==> flow/design.v <==
`timescale 1ns / 1ps
module mac #(
	  parameter N = 16
    )(
    input clk,rst,ce,
    input [N-1:0] a,
    input [N-1:0] b,
    input [N-1:0] c,
    output reg [N-1:0] p
    );
always@(posedge clk)
 begin
    if(rst)
    begin
        p<=0;
    end
    else if(ce)
    begin
        p <= (a*b+c);
    end
 end
endmodule
module variable_shift_reg #(parameter width = 8, parameter size = 3) (
input clk,
input ce,
input rst,
input [width-1:0] data_in,
output [width-1:0] data_out
);
reg [width-1:0] sr [size-1:0];
generate
genvar i;
for(i = 0;i < size;i = i + 1)
begin
    always@(posedge clk)
    begin
        if(rst)
        begin
            sr[i] <= 'd0;
        end
        else
        begin
            if(ce)
            begin
                if(i == 'd0)
                begin
                    sr[i] <= data_in;
                end
                else
                begin
                    sr[i] <= sr[i-1];
                end
            end
        end
    end
end
endgenerate
assign data_out = sr[size-1];
endmodule
module convolver #(
parameter n = 9'h010,
parameter k = 9'h003,
parameter s = 1,
parameter N = 16
)(
input clk,
input ce,
input global_rst,
input [N-1:0] activation,
input [(k*k)*16-1:0] weight1,
output[N-1:0] conv_op,
output valid_conv,
output end_conv
);
reg [31:0] count,count2,count3,row_count;
reg en1,en2,en3;
wire [15:0] tmp [k*k+1:0];
wire [15:0] weight [0:k*k-1];
generate
	genvar l;
	for(l=0;l<k*k;l=l+1)
	begin
      assign weight [l][N-1:0] = weight1[N*l +: N];
	end
endgenerate
assign tmp[0] = 32'h0000000;
generate
genvar i;
  for(i = 0;i<k*k;i=i+1)
  begin: MAC
    if((i+1)%k ==0)
    begin
      if(i==k*k-1)
      begin
      mac #(.N(N)) mac(
        .clk(clk),
        .ce(ce),
        .rst(global_rst),
        .a(activation),
        .b(weight[i]),
        .c(tmp[i]),
        .p(conv_op)
        );
      end
      else
      begin
      wire [N-1:0] tmp2;
      mac #(.N(N)) mac(
        .clk(clk),
        .ce(ce),
        .rst(global_rst),
        .a(activation),
        .b(weight[i]),
        .c(tmp[i]),
        .p(tmp2)
        );
      variable_shift_reg #(.width(N),.size(n-k)) SR (
          .clk(clk),
          .ce(ce),
          .rst(global_rst),
          .data_in(tmp2),
          .data_out(tmp[i+1])
          );
      end
    end
    else
    begin
   mac #(.N(N)) mac2(
      .clk(clk),
      .ce(ce),
      .rst(global_rst),
      .a(activation),
      .b(weight[i]),
      .c(tmp[i]),
      .p(tmp[i+1])
      );
    end
  end
endgenerate
always@(posedge clk)
begin
  if(global_rst)
  begin
    count <=0;
    count2<=0;
    count3<=0;
    row_count <= 0;
    en1<=0;
    en2<=1;
    en3<=0;
  end
  else if(ce)
  begin
    if(count == (k-1)*n+k-1)
    begin
      en1 <= 1'b1;
      count <= count+1'b1;
    end
    else
    begin
      count<= count+1'b1;
    end
  if(en1 && en2)
  begin
    if(count2 == n-k)
    begin
      count2 <= 0;
      en2 <= 0 ;
      row_count <= row_count + 1'b1;
    end
    else
    begin
      count2 <= count2 + 1'b1;
    end
  end
  if(~en2)
  begin
  if(count3 == k-2)
  begin
    count3<=0;
    en2 <= 1'b1;
  end
  else
    count3 <= count3 + 1'b1;
  end
  if((((count2 + 1) % s == 0) && (row_count % s == 0))||(count3 == k-2)&&(row_count % s == 0)||(count == (k-1)*n+k-1))
  begin
    en3 <= 1;
  end
  else
    en3 <= 0;
  end
end
	assign end_conv = (count>= n*n+2) ? 1'b1 : 1'b0;
	assign valid_conv = (en1&&en2&&en3);
endmodule
[Reports on convolver]
Tool output for the design above, in the order of the flow.
Line numbers count from 1 in the design file above.
Operators: Yosys type, input widths -> output width; for muxes data width and select width s.
Cell names lack the library's common part.
The mark - stands for no value.
Design
  top module: convolver
  clock input: clk
  library: sky130hd
  corner: tt_025C_1v80

[After elaboration]
Source: Yosys, flattened and elaborated. Widths are those after wreduce. Registers that Yosys merges into a memory's read port (data or address) are not register bits. Print and check cells do not count. Equal cells are merged and count once.
Operators by class
  $add $sub $neg: 11
  multipliers: 9
  divide/modulo/power cells: 0
  $lt $le $gt $ge: 1
  equality and inequality tests: 3
  shift operators: 0
  mux-type cells: 7
  bitwise gates (word level): 1
  reduce/logical cells: 5
Operators by type and width (count)
  $mul 16x16->16: 9
  $add 16x16->16: 8
  $add 32x1->32 const B: 3
  $mux 32: 2
  $eq 32x1->1 const B: 1
  $eq 32x4->1 const B: 1
  $eq 32x6->1 const B: 1
  $ge 32x9->1 const B: 1
  $reduce_and 2->1: 3
  $mux 1: 5
  $logic_and 1x1->1: 2
  $not 1->1: 1
Word-level totals
  register bits after elaboration: 659
  bits in latches: 0
  RAM bits: 0
  bits in read-only memories: 0
  word width x clocked read ports: 0
  memories kept: 0
  bits of input ports: 163
  output and inout port bits: 18
  cells after elaboration: 78

[Longest topological paths]
Yosys ltp: most cells in a row. Word level: on the elaborated netlist, between registers, memories and ports. Mapped: between sequential cells and ports; inverters and the memories' decode and read muxes count.
Depth
  depth after elaboration: 5
  ABC_AREA: 1
  depth in mapped cells: 33
  gate-level depth less buffers: 29

[Mapped cells and area]
Yosys stat after the flow's synthesis: flattened, memories mapped to cells. It holds for the ABC_AREA given above (unset counts as 0); a run with the other value may have another netlist.
The area totals of this step are shown rounded.
Synthesis totals
  standard cells after synthesis: 9315
  synthesis area: 0.067 mm^2
  area of sequential cells: 0.0132 mm^2
  flip-flop cells: 659
  buffer cells: 450
Cells by type
  fa_1: count 832, area in all 1.67E+04 um^2
  dfxtp_1: count 659, area in all 1.32E+04 um^2
  inv_1: count 2239, area in all 8404.31 um^2
  nand2_1: count 1950, area in all 7319.52 um^2
  ha_1: count 471, area in all 5.89E+03 um^2
  nor2_1: count 1050, area in all 3941.28 um^2
  o21ai_0: count 597, area in all 2.99E+03 um^2
  clkbuf_1: count 356, area in all 1.34E+03 um^2
  a21oi_1: count 256, area in all 1.28E+03 um^2
  nand3_1: count 208, area in all 1.04E+03 um^2
  xor2_1: count 118, area in all 1.03E+03 um^2
  xnor2_1: count 103, area in all 902.115 um^2
  nor3_1: count 79, area in all 395.379 um^2
  nand4_1: count 56, area in all 350.336 um^2
  nand3b_1: count 35, area in all 262.752 um^2
  nor4_1: count 40, area in all 250.24 um^2
  buf_1: count 55, area in all 206.448 um^2
  o211ai_1: count 26, area in all 195.187 um^2
Other cell types: 35; their cells: 185.

[Timing after synthesis]
Path of least setup slack by OpenSTA after synthesis, without wires, with an ideal clock, recovery checks aside; 20% of the period is set as input and as output delay. Where synthesis merged equal registers, the netlist keeps one of their names.
Timing after synthesis
  path type: input port to flip-flop
  start point: input activation[10]
  end point: register MAC[1].genblk1.mac2.p[14]
  period: 8.0 ns
  external input delay: 1.600 ns
  setup time: 0.058 ns
  time at the first pin: 1.600 ns
  arrival: 6.742 ns
  data required time: 7.942 ns
  setup slack: 1.199 ns
  path delay: 5.200 ns
  stages on the path: 26
  path buffers: 4
  synthesis period reached: 6.801 ns
"path delay" = arrival - input delay + setup time.
"stages on the path": output pins that drive a net of the path, with the launching flip-flop's if there is one; two outputs of one cell count as two.
"synthesis period reached" is the clock period less the worst setup slack; recovery checks do not enter. This is arithmetic on one report: input and output delays are still those of the set period (20% each).
The rows between start and end are the longest chain of elaborated cells between them; the timing report does not say that the signal goes this way. Where chains are equally long, one stands for them.
Each line given opens the expression or statement behind the cell; cells for indexed reads and writes are added by Yosys, which also makes memories of some case tables.
On the way, after synthesis
  cell sequence: buf_2 > buf_2 > buf_2 > buf_1 > nand2_1 > inv_1 > fa_1 > inv_1 > fa_1 > inv_1 > fa_1 > inv_1 > fa_1 > inv_1 > fa_1 > inv_1 > fa_1 > inv_1 > ha_1 > nand2_1 > nor3_1 > nand3_1 > a31o_2 > nand3_1 > o211ai_1 > inv_1
  cells in the longest elaborated chain: 2
  elaborated cells between the ends (all ways): 2
  source lines of those cells: 1
  classes of those cells: add/sub (1); mul (1)
Ends and longest elaborated chain, after synthesis
  from (decl): RTL line 69  | input [N-1:0] activation,
  $mul 16x16->16: RTL line 19  | p <= (a*b+c);
  $add 16x16->16: RTL line 19
  to (assign): RTL line 15  | p<=0;
  to (assign): RTL line 19
  to (decl): RTL line 9  | output reg [N-1:0] p

[Timing after layout]
From the final timing report of flow run B: the path of least setup slack in the routed layout; clock arrival at registers is part of the times.
Timing after layout
  path type: input port to flip-flop
  start point: input activation[10]
  end point: register MAC[4].genblk1.mac2.p[15]
  period: 8.0 ns
  external input delay: 1.60 ns
  setup time: 0.11 ns
  time at the first pin: 1.60 ns
  arrival: 8.43 ns
  data required time: 8.57 ns
  setup slack: 0.14 ns
  stages on the path: 21
  path buffers: 4
The rows between start and end are the longest chain of elaborated cells between them; the timing report does not say that the signal goes this way. Where chains are equally long, one stands for them.
On the way, after layout
  cell sequence: buf_2 > buf_4 > clkbuf_4 > buf_2 > nand2_1 > fa_1 > fa_1 > fa_1 > inv_1 > fa_1 > fa_1 > inv_1 > fa_1 > inv_1 > ha_1 > a21oi_1 > o221ai_1 > a21oi_2 > a21oi_1 > nor2_1 > nor2_1
  cells in the longest elaborated chain: 2
  elaborated cells between the ends (all ways): 2
  source lines of those cells: 1
  classes of those cells: add/sub (1); mul (1)
Ends and longest elaborated chain, after layout
  from (decl): RTL line 69  | input [N-1:0] activation,
  $mul 16x16->16: RTL line 19  | p <= (a*b+c);
  $add 16x16->16: RTL line 19
  to (assign): RTL line 15  | p<=0;
  to (assign): RTL line 19
  to (decl): RTL line 9  | output reg [N-1:0] p

Subject: flow runs of convolver

Hi,

Measured results for convolver: 5 stored runs of the Yosys and OpenROAD flow on sky130hd. The settings differ; the order carries no meaning. The constraints put input and output delay at 20% of the set period each and load the outputs with 0.01 pF.
"achieved clock period": clock period set for the run, less the worst setup slack. It is reckoned from that one timing run; input and output delays stay at 20% of the period that was set.
"worst setup path time" is the time allowed to the run's worst setup path (the clock period less input and output delay, where it has them) less its slack. Clock arrival times count: a late capture clock shortens it, a late launch clock lengthens it.
Values from the reports are rounded here.
[flow run A] settings: CAP_MARGIN=35, CELL_PAD_IN_SITES_DETAIL_PLACEMENT=2, CORE_MARGIN=4, CTS_CLUSTER_DIAMETER=268, GPL_ROUTABILITY_DRIVEN=0, MAX_ROUTING_LAYER=met4, PLACE_DENSITY=0.61, SETUP_SLACK_MARGIN=1.48, TNS_END_PERCENT=15, period_ns=8.5, CORE_UTILIZATION=40, SLEW_MARGIN=20
[flow run A] result: did not finish, routing stopped with GRT-0116
[flow run B] settings: ABC_AREA=1, CAP_MARGIN=10, CELL_PAD_IN_SITES_GLOBAL_PLACEMENT=3, CORE_ASPECT_RATIO=1.2, CORE_UTILIZATION=39, CTS_CLUSTER_SIZE=33, GPL_TIMING_DRIVEN=0, MAX_ROUTING_LAYER=met5, SLEW_MARGIN=40, TNS_END_PERCENT=15, period_ns=8.0, CORE_MARGIN=2
[flow run B] result: chip area after synthesis (Yosys) 0.067 mm^2, die area 0.175 mm^2, standard-cell area of the final layout 0.0752 mm^2, utilization 0.441, worst setup slack after layout 0.143 ns, achieved clock period 7.857 ns, worst setup path time 6.26 ns, worst setup path kind input port to flip-flop
[flow run C] settings: CAP_MARGIN=35, CELL_PAD_IN_SITES_DETAIL_PLACEMENT=2, CORE_MARGIN=9, CTS_CLUSTER_DIAMETER=268, GPL_ROUTABILITY_DRIVEN=0, MAX_ROUTING_LAYER=met4, PLACE_DENSITY=0.61, SETUP_SLACK_MARGIN=1.9, TNS_END_PERCENT=15, period_ns=8.5, CORE_UTILIZATION=40, SLEW_MARGIN=20
[flow run C] result: did not finish, routing stopped with ODB-0269
[flow run D] settings: CORE_UTILIZATION=62, CTS_CLUSTER_DIAMETER=136, PLACE_DENSITY_LB_ADDON=0.29, SETUP_SLACK_MARGIN=0.17, SLEW_MARGIN=15, TNS_END_PERCENT=85, period_ns=4.01, CAP_MARGIN=20, CORE_MARGIN=2
[flow run D] result: chip area after synthesis (Yosys) 0.0632 mm^2, die area 0.104 mm^2, standard-cell area of the final layout 0.078 mm^2, utilization 0.769, worst setup slack after layout -1.60 ns, achieved clock period 5.609 ns, worst setup path time 4.81 ns, worst setup path kind input port to flip-flop
[flow run E] settings: ABC_AREA=1, CAP_MARGIN=10, CELL_PAD_IN_SITES_GLOBAL_PLACEMENT=3, CORE_UTILIZATION=39, CTS_CLUSTER_SIZE=61, SLEW_MARGIN=40, period_ns=8.0, CORE_MARGIN=2
[flow run E] result: chip area after synthesis (Yosys) 0.067 mm^2, die area 0.175 mm^2, standard-cell area of the final layout 0.0737 mm^2, utilization 0.431, worst setup slack after layout 1.25 ns, achieved clock period 6.751 ns, worst setup path time 5.15 ns, worst setup path kind input port to flip-flop

Regards
